==> flow/design.v <==
module day07p1_top ( 
    input logic clk_i,
    input logic rst_ni,
    input logic valid_i,
    input logic field_i,
    input logic eol_i,
    output logic [15:0] result_o,
    output logic ready_o
);
typedef enum logic [2:0] { 
    Start,
    InitialTachyon,
    ProcessTachyon,
    IdleSplitter,
    ProcessSplitter
} state_t;
state_t state_q, state_d;
logic eol_q, eol_d;
logic field_q, field_d;
logic [15:0] beam_splits_q, beam_splits_d;
logic [7:0] board_width_q, board_width_d;
logic [7:0] index_q, index_d;
logic [149:0] current_state_q, current_state_d;
logic [149:0] next_state_q, next_state_d;
always_comb begin
    state_d = state_q;
    eol_d = eol_q;
    field_d = field_q;
    beam_splits_d = beam_splits_q;
    board_width_d = board_width_q;
    index_d = index_q;
    current_state_d = current_state_q;
    next_state_d = next_state_q;
    case(state_q)
        Start: begin
            state_d = InitialTachyon;
        end
        InitialTachyon, IdleSplitter: begin
            if (valid_i == 1'b1) begin
                state_d = (state_q == InitialTachyon ? ProcessTachyon : ProcessSplitter);
                field_d = eol_i == 1'b0 ? field_i : 1'b0;
                eol_d = eol_i;
            end
        end
        ProcessTachyon: begin
            if(field_q == 1'b1) begin
                current_state_d = current_state_q + (150'b1 << board_width_q);
            end
            if(eol_q == 1'b1) begin
                state_d = IdleSplitter;
            end else begin
                state_d = InitialTachyon;
                board_width_d = board_width_q + 1;
            end
        end
        ProcessSplitter: begin
            if (eol_q == 1'b1) begin
                index_d = 8'b0;
                current_state_d = next_state_q;
                next_state_d = 150'b0;
            end else begin
                if((((current_state_q & (150'b1 << index_q) ) >> index_q ) & ({149'b0, field_q})) == 150'b1) begin
                    if(index_q == 8'b0) begin
                        next_state_d = next_state_q | 150'b10;
                    end else if(index_q == (board_width_q - 1)) begin
                        next_state_d = next_state_q | 150'b10;
                    end else begin
                        next_state_d = next_state_q | (150'b101 << (index_q - 1));
                    end
                    beam_splits_d = beam_splits_q + 1;
                end else if(((current_state_q & (150'b1 << index_q)) >> index_q) == 150'b1) begin
                    next_state_d = next_state_q | (150'b1 << index_q);
                end
                index_d = index_q + 8'b1;
            end
            state_d = IdleSplitter;
        end
        default: begin
            state_d = Start;
            field_d = 1'b0;
            eol_d = 1'b0;
            beam_splits_d = 16'b0;
            board_width_d = 8'b0;
            index_d = 8'b0;
            current_state_d = 150'b0;
            next_state_d = 150'b0;
        end
    endcase
end
always_ff @( posedge clk_i, negedge rst_ni ) begin
    if(rst_ni == 1'b0) begin
        state_q <= Start;
        field_q <= 1'b0;
        eol_q <= 1'b0;
        beam_splits_q <= 16'b0;
        board_width_q <= 8'b0;
        index_q <= 8'b0;
        current_state_q <= 150'b0;
        next_state_q <= 150'b0;
    end else begin
        state_q <= state_d;
        field_q <= field_d;
        eol_q <= eol_d;
        beam_splits_q <= beam_splits_d;
        board_width_q <= board_width_d;
        index_q <= index_d;
        current_state_q <= current_state_d;
        next_state_q <= next_state_d;
    end
end
assign result_o = beam_splits_q;
assign ready_o = (state_q == InitialTachyon || state_q == IdleSplitter);
endmodule
# [Reports on day07p1_top]
# Each step is given for the RTL above and for the edited RTL.
# "orig" refers to lines of the RTL above, "edited" to lines of the edited file.
# "delta": "edited" minus "orig" as printed here.
# Not given: n/a
[design] top="day07p1_top" clock="clk_i" library="sky130hd" lib_corner="tt_025C_1v80"

# [The edit]
# Unified diff, file above to edited file.
# The edit is scripted: it alters the design's behaviour and was not made to optimise anything.
# begin of diff
@@ -6,6 +6,8 @@
     input logic eol_i,
     output logic [15:0] result_o,
-    output logic ready_o
+    output logic ready_o_ext
 );
+logic ready_o;
+always_ff @(posedge clk_i) ready_o_ext <= ready_o;
 typedef enum logic [2:0] { 
     Start,
# end of diff

# [Word level]
# Source: Yosys, flattened and elaborated, memories not mapped. Widths are those after wreduce. Registers that Yosys merges into a memory's read port (data or address) are not register bits. Print and check cells do not count. Equal cells are merged and count once.
[bits] element="regBits" orig=337 edited=338 delta=1
[bits] element="out_inout_bits" orig=17 edited=17 delta=0
[bits] element="wordCells" orig=82 edited=83 delta=1
[classes] element="addsub" orig=6 edited=6 delta=0
[classes] element="equal" orig=16 edited=16 delta=0
[classes] element="n_shift" orig=4 edited=4 delta=0
[classes] element="muxes" orig=25 edited=25 delta=0
[classes] element="n_logic" orig=8 edited=8 delta=0
[classes] element="n_reduce_logical" orig=14 edited=14 delta=0
# Operator kinds equal on both sides are left out: 39.

# [Logic depth]
# Yosys ltp: most cells in a row. Word level: on the elaborated netlist, between registers, memories and ports. Mapped: between sequential cells and ports; inverters and the memories' decode and read muxes count.
[depth] element="word_depth" orig=8 edited=8 delta=0
[depth] element="abc_area" orig="0" edited="0"
[depth] element="ltp_mapped" orig=27 edited=24 delta=-3

# [Synthesis result]
# Yosys stat after the flow's synthesis: flattened, memories mapped to cells. It holds for the ABC_AREA given above (unset counts as 0); a run with the other value may have another netlist.
[types] type="sky130_fd_sc_hd__a21oi_1" orig=472 edited=373 delta=-99
[types] type="sky130_fd_sc_hd__a31oi_1" orig=41 edited=129 delta=88
[types] type="sky130_fd_sc_hd__o21ai_0" orig=385 edited=315 delta=-70
[types] type="sky130_fd_sc_hd__o22ai_1" orig=37 edited=95 delta=58
[types] type="sky130_fd_sc_hd__nand2_1" orig=390 edited=345 delta=-45
[types] type="sky130_fd_sc_hd__clkbuf_1" orig=246 edited=276 delta=30
[types] type="sky130_fd_sc_hd__a21o_1" orig=64 edited=93 delta=29
[types] type="sky130_fd_sc_hd__and3_1" orig=58 edited=80 delta=22
[types] type="sky130_fd_sc_hd__o221ai_1" orig=29 edited=10 delta=-19
[types] type="sky130_fd_sc_hd__buf_2" orig=63 edited=78 delta=15
[types] type="sky130_fd_sc_hd__nor2b_1" orig=29 edited=44 delta=15
[types] type="sky130_fd_sc_hd__a22oi_1" orig=56 edited=42 delta=-14
[types] type="sky130_fd_sc_hd__o211ai_1" orig=23 edited=36 delta=13
[types] type="sky130_fd_sc_hd__mux2i_1" orig=9 edited=22 delta=13
[types] type="sky130_fd_sc_hd__nand3_1" orig=138 edited=150 delta=12
[types] type="sky130_fd_sc_hd__a211o_1" orig=5 edited=17 delta=12
[types] type="sky130_fd_sc_hd__xnor2_1" orig=121 edited=111 delta=-10
[types] type="sky130_fd_sc_hd__nand3b_1" orig=8 edited=18 delta=10
# Cell types equal on both sides are left out: 18.
# The list need not be complete.
[mapped] element="cells" orig=4442 edited=4533 delta=91
[mapped] element="synth_area_um2" orig=32527.4 edited=33552.2 delta=1024.8
[mapped] element="ffs" orig=339 edited=340 delta=1

# [Timing after synthesis]
# Path of least setup slack by OpenSTA after synthesis, without wires, with an ideal clock, recovery checks aside; 20% of the period is set as input and as output delay. Where synthesis merged equal registers, the netlist keeps one of their names.
[synth_path] element="path_kind" orig="reg2reg" edited="reg2reg"
[synth_path] element="from" orig="register index_q[0]" edited="register index_q[1]"
[synth_path] element="to" orig="register beam_splits_q[15]" edited="register next_state_q[86]"
[synth_path] element="period_ps" orig=6000 edited=6000 delta=0
[synth_path] element="setup_time_ps" orig=118 edited=101 delta=-17
[synth_path] element="t_first_pin_ps" orig=0 edited=0 delta=0
[synth_path] element="arrival_ps" orig=5014 edited=4643 delta=-371
[synth_path] element="slack_ps" orig=867 edited=1256 delta=389
[synth_path] element="path_delay_ps" orig=5132 edited=4744 delta=-388
[synth_path] element="path_stages" orig=24 edited=20 delta=-4
[synth_path] element="synth_period_reached_ps" orig=5133 edited=4744 delta=-389
# "path_delay_ps" is the arrival time less input delay plus setup time.
# "path_stages": output pins that drive a net of the path, with the launching flip-flop's if there is one; two outputs of one cell count as two.
# "synth_period_reached_ps" = period - worst setup slack (recovery checks aside). The figure is calculated, with input and output delays left at 20% of the set period.
# Between the ends stands the longest chain of elaborated cells between them, by number of cells; it is not shown to be the way that was timed. Of several equally long chains one is given.
# Each line given opens the expression or statement behind the cell; cells for indexed reads and writes are added by Yosys, which also makes memories of some case tables.
[synth_between_orig] cell_sequence="sky130_fd_sc_hd__dfrtp_1 sky130_fd_sc_hd__buf_2 sky130_fd_sc_hd__buf_4 sky130_fd_sc_hd__inv_1 sky130_fd_sc_hd__buf_2 sky130_fd_sc_hd__buf_2 sky130_fd_sc_hd__buf_1 sky130_fd_sc_hd__buf_1 sky130_fd_sc_hd__ha_1 sky130_fd_sc_hd__clkbuf_1 sky130_fd_sc_hd__clkbuf_1 sky130_fd_sc_hd__a41oi_1 sky130_fd_sc_hd__a2111o_1 sky130_fd_sc_hd__a311o_1 sky130_fd_sc_hd__nor4_4 sky130_fd_sc_hd__nor2_1 sky130_fd_sc_hd__nor4_2 sky130_fd_sc_hd__o21ai_2 sky130_fd_sc_hd__or2_1 sky130_fd_sc_hd__buf_2 sky130_fd_sc_hd__nor3_2 sky130_fd_sc_hd__nand3_1 sky130_fd_sc_hd__xnor2_1 sky130_fd_sc_hd__and2b_1" elab_chain_cells=8 cone_cells=10 classes_between="2 x eq/ne; 2 x shift; 3 x mux; 2 x logic; 1 x reduce/logical"
[synth_lines_orig] element="from (decl)" line_no=22 rtl="logic [7:0] index_q, index_d;"
[synth_lines_orig] element="from (assign)" line_no=97 rtl="index_q <= 8'b0;"
[synth_lines_orig] element="from (assign)" line_no=106 rtl="index_q <= index_d;"
[synth_lines_orig] element="1-bit by 8-bit << shifter with 150-bit output" line_no=62 rtl="if((((current_state_q & (150'b1 << index_q) ) >> index_q ) & ({149'b0, field_q})) == 150'b1) begin"
[synth_lines_orig] element="150-bit AND" line_no=62
[synth_lines_orig] element="150-bit by 8-bit >> shifter with 150-bit output" line_no=62
[synth_lines_orig] element="150-bit by 1-bit AND with 150-bit output" line_no=62
[synth_lines_orig] element="150-bit by 1-bit equality test with 1-bit output" line_no=62
[synth_lines_orig] element="16-bit two-way mux" line_no=62
[synth_lines_orig] element="16-bit two-way mux" line_no=57 rtl="if (eol_q == 1'b1) begin"
[synth_lines_orig] element="16-bit parallel mux with 2-bit select" line_no=34 rtl="case(state_q)"
[synth_lines_orig] element="to (assign)" line_no=95 rtl="beam_splits_q <= 16'b0;"
[synth_lines_orig] element="to (assign)" line_no=104 rtl="beam_splits_q <= beam_splits_d;"
[synth_lines_orig] element="to (decl)" line_no=20 rtl="logic [15:0] beam_splits_q, beam_splits_d;"
[synth_between_edited] cell_sequence="sky130_fd_sc_hd__dfrtp_1 sky130_fd_sc_hd__inv_2 sky130_fd_sc_hd__buf_1 sky130_fd_sc_hd__clkbuf_1 sky130_fd_sc_hd__clkbuf_1 sky130_fd_sc_hd__ha_1 sky130_fd_sc_hd__buf_2 sky130_fd_sc_hd__buf_2 sky130_fd_sc_hd__clkbuf_1 sky130_fd_sc_hd__a32oi_1 sky130_fd_sc_hd__a2111oi_0 sky130_fd_sc_hd__a211oi_1 sky130_fd_sc_hd__o311ai_0 sky130_fd_sc_hd__o2111ai_1 sky130_fd_sc_hd__a221oi_2 sky130_fd_sc_hd__a311oi_2 sky130_fd_sc_hd__a21oi_2 sky130_fd_sc_hd__nand2_1 sky130_fd_sc_hd__buf_2 sky130_fd_sc_hd__o32ai_1" elab_chain_cells=8 cone_cells=22 classes_between="1 x add/sub; 6 x eq/ne; 3 x shift; 6 x mux; 4 x logic; 2 x reduce/logical"
[synth_lines_edited] element="from (decl)" line_no=24 rtl="logic [7:0] index_q, index_d;"
[synth_lines_edited] element="from (assign)" line_no=99 rtl="index_q <= 8'b0;"
[synth_lines_edited] element="from (assign)" line_no=108 rtl="index_q <= index_d;"
[synth_lines_edited] element="8-bit by 1-bit subtractor with 9-bit output" line_no=70 rtl="next_state_d = next_state_q | (150'b101 << (index_q - 1));"
[synth_lines_edited] element="3-bit by 32-bit << shifter with 150-bit output" line_no=70
[synth_lines_edited] element="150-bit OR" line_no=70
[synth_lines_edited] element="150-bit two-way mux" line_no=67 rtl="end else if(index_q == (board_width_q - 1)) begin"
[synth_lines_edited] element="150-bit two-way mux" line_no=65 rtl="if(index_q == 8'b0) begin"
[synth_lines_edited] element="150-bit two-way mux" line_no=64 rtl="if((((current_state_q & (150'b1 << index_q) ) >> index_q ) & ({149'b0, field_q})) == 150'b1) begin"
[synth_lines_edited] element="150-bit two-way mux" line_no=59 rtl="if (eol_q == 1'b1) begin"
[synth_lines_edited] element="150-bit parallel mux with 2-bit select" line_no=36 rtl="case(state_q)"
[synth_lines_edited] element="to (assign)" line_no=101 rtl="next_state_q <= 150'b0;"
[synth_lines_edited] element="to (assign)" line_no=110 rtl="next_state_q <= next_state_d;"
[synth_lines_edited] element="to (decl)" line_no=26 rtl="logic [149:0] next_state_q, next_state_d;"

# [Timing after layout]
# From the final timing report of the runs of set A: the path of least setup slack in the routed layout; clock arrival at registers is part of the times.
# The report prints the path's times to 10 ps; the period is as set.
[layout_path] element="path_kind" orig="reg2reg" edited="reg2reg"
[layout_path] element="from" orig="register index_q[1]" edited="register index_q[1]"
[layout_path] element="to" orig="register next_state_q[15]" edited="register next_state_q[16]"
[layout_path] element="period_ps" orig=6000 edited=6000 delta=0
[layout_path] element="setup_time_ps" orig=90 edited=60 delta=-30
[layout_path] element="t_first_pin_ps" orig=610 edited=620 delta=10
[layout_path] element="arrival_ps" orig=6330 edited=6610 delta=280
[layout_path] element="slack_ps" orig=190 edited=-50 delta=-240
[layout_path] element="path_stages" orig=20 edited=19 delta=-1
# Between the ends stands the longest chain of elaborated cells between them, by number of cells; it is not shown to be the way that was timed. Of several equally long chains one is given.
[layout_between_orig] cell_sequence="sky130_fd_sc_hd__dfrtp_4 sky130_fd_sc_hd__inv_2 sky130_fd_sc_hd__ha_1 sky130_fd_sc_hd__and4b_1 sky130_fd_sc_hd__nand2_1 sky130_fd_sc_hd__a31oi_1 sky130_fd_sc_hd__or4_1 sky130_fd_sc_hd__a2111oi_2 sky130_fd_sc_hd__buf_4 sky130_fd_sc_hd__a2111oi_0 sky130_fd_sc_hd__a41oi_1 sky130_fd_sc_hd__nand2_1 sky130_fd_sc_hd__nand2_1 sky130_fd_sc_hd__inv_1 sky130_fd_sc_hd__nand2_1 sky130_fd_sc_hd__buf_4 sky130_fd_sc_hd__nor3_2 sky130_fd_sc_hd__buf_4 sky130_fd_sc_hd__a22oi_1 sky130_fd_sc_hd__o21ai_0" elab_chain_cells=8 cone_cells=22 classes_between="1 x add/sub; 6 x eq/ne; 3 x shift; 6 x mux; 4 x logic; 2 x reduce/logical"
[layout_lines_orig] element="from (decl)" line_no=22 rtl="logic [7:0] index_q, index_d;"
[layout_lines_orig] element="from (assign)" line_no=97 rtl="index_q <= 8'b0;"
[layout_lines_orig] element="from (assign)" line_no=106 rtl="index_q <= index_d;"
[layout_lines_orig] element="8-bit by 1-bit subtractor with 9-bit output" line_no=68 rtl="next_state_d = next_state_q | (150'b101 << (index_q - 1));"
[layout_lines_orig] element="3-bit by 32-bit << shifter with 150-bit output" line_no=68
[layout_lines_orig] element="150-bit OR" line_no=68
[layout_lines_orig] element="150-bit two-way mux" line_no=65 rtl="end else if(index_q == (board_width_q - 1)) begin"
[layout_lines_orig] element="150-bit two-way mux" line_no=63 rtl="if(index_q == 8'b0) begin"
[layout_lines_orig] element="150-bit two-way mux" line_no=62 rtl="if((((current_state_q & (150'b1 << index_q) ) >> index_q ) & ({149'b0, field_q})) == 150'b1) begin"
[layout_lines_orig] element="150-bit two-way mux" line_no=57 rtl="if (eol_q == 1'b1) begin"
[layout_lines_orig] element="150-bit parallel mux with 2-bit select" line_no=34 rtl="case(state_q)"
[layout_lines_orig] element="to (assign)" line_no=99 rtl="next_state_q <= 150'b0;"
[layout_lines_orig] element="to (assign)" line_no=108 rtl="next_state_q <= next_state_d;"
[layout_lines_orig] element="to (decl)" line_no=24 rtl="logic [149:0] next_state_q, next_state_d;"
[layout_between_edited] cell_sequence="sky130_fd_sc_hd__dfrtp_4 sky130_fd_sc_hd__buf_4 sky130_fd_sc_hd__ha_2 sky130_fd_sc_hd__buf_4 sky130_fd_sc_hd__and3b_1 sky130_fd_sc_hd__buf_4 sky130_fd_sc_hd__nand4_1 sky130_fd_sc_hd__and3_1 sky130_fd_sc_hd__mux4_2 sky130_fd_sc_hd__o21ai_1 sky130_fd_sc_hd__a211oi_1 sky130_fd_sc_hd__a221oi_2 sky130_fd_sc_hd__a311oi_2 sky130_fd_sc_hd__buf_4 sky130_fd_sc_hd__a21o_4 sky130_fd_sc_hd__buf_4 sky130_fd_sc_hd__o32ai_1 sky130_fd_sc_hd__buf_4 sky130_fd_sc_hd__a22o_1" elab_chain_cells=8 cone_cells=22 classes_between="1 x add/sub; 6 x eq/ne; 3 x shift; 6 x mux; 4 x logic; 2 x reduce/logical"
[layout_lines_edited] element="from (decl)" line_no=24 rtl="logic [7:0] index_q, index_d;"
[layout_lines_edited] element="from (assign)" line_no=99 rtl="index_q <= 8'b0;"
[layout_lines_edited] element="from (assign)" line_no=108 rtl="index_q <= index_d;"
[layout_lines_edited] element="8-bit by 1-bit subtractor with 9-bit output" line_no=70 rtl="next_state_d = next_state_q | (150'b101 << (index_q - 1));"
[layout_lines_edited] element="3-bit by 32-bit << shifter with 150-bit output" line_no=70
[layout_lines_edited] element="150-bit OR" line_no=70
[layout_lines_edited] element="150-bit two-way mux" line_no=67 rtl="end else if(index_q == (board_width_q - 1)) begin"
[layout_lines_edited] element="150-bit two-way mux" line_no=65 rtl="if(index_q == 8'b0) begin"
[layout_lines_edited] element="150-bit two-way mux" line_no=64 rtl="if((((current_state_q & (150'b1 << index_q) ) >> index_q ) & ({149'b0, field_q})) == 150'b1) begin"
[layout_lines_edited] element="150-bit two-way mux" line_no=59 rtl="if (eol_q == 1'b1) begin"
[layout_lines_edited] element="150-bit parallel mux with 2-bit select" line_no=36 rtl="case(state_q)"
[layout_lines_edited] element="to (assign)" line_no=101 rtl="next_state_q <= 150'b0;"
[layout_lines_edited] element="to (assign)" line_no=110 rtl="next_state_q <= next_state_d;"
[layout_lines_edited] element="to (decl)" line_no=26 rtl="logic [149:0] next_state_q, next_state_d;"

# [Layout results]
# Both versions went through the flow (Yosys, OpenROAD) with the same settings in each pair. Constraints: input delay and output delay 20% of the set period each, output load 0.01 pF.
[flow_settings_set_A] CORE_UTILIZATION=40 period_ns=6.0 CAP_MARGIN=20 CORE_MARGIN=2 SLEW_MARGIN=20
[results_set_A] element="post_synth_area_um2" orig=32527.4 edited=33552.2 delta=1024.8
[results_set_A] element="dieArea_um2" orig=83616.4 edited=86212.7 delta=2596.3
[results_set_A] element="layout_utilization_frac" orig=0.46 edited=0.456 delta=-0.004
[results_set_A] element="setup_worst_slack_ps" orig=191 edited=-49 delta=-240
[results_set_A] element="period_reached_ps" orig=5809 edited=6049 delta=240
[flow_settings_set_B] CAP_MARGIN=40 CORE_UTILIZATION=24 CTS_CLUSTER_SIZE=74 GPL_TIMING_DRIVEN=0 SETUP_SLACK_MARGIN=-0.25 SLEW_MARGIN=15 period_ns=4.24 CORE_MARGIN=2
[results_set_B] element="post_synth_area_um2" orig=32527.4 edited=33552.2 delta=1024.8
[results_set_B] element="dieArea_um2" orig=138492.0 edited=142808.0 delta=4316.0
[results_set_B] element="layout_utilization_frac" orig=0.336 edited=0.323 delta=-0.013
[results_set_B] element="setup_worst_slack_ps" orig=-1116 edited=-1227 delta=-111
[results_set_B] element="period_reached_ps" orig=5356 edited=5467 delta=111
# "period_reached_ps" means the clock period less the worst setup slack. The figure is calculated, with input and output delays left at 20% of the set period.
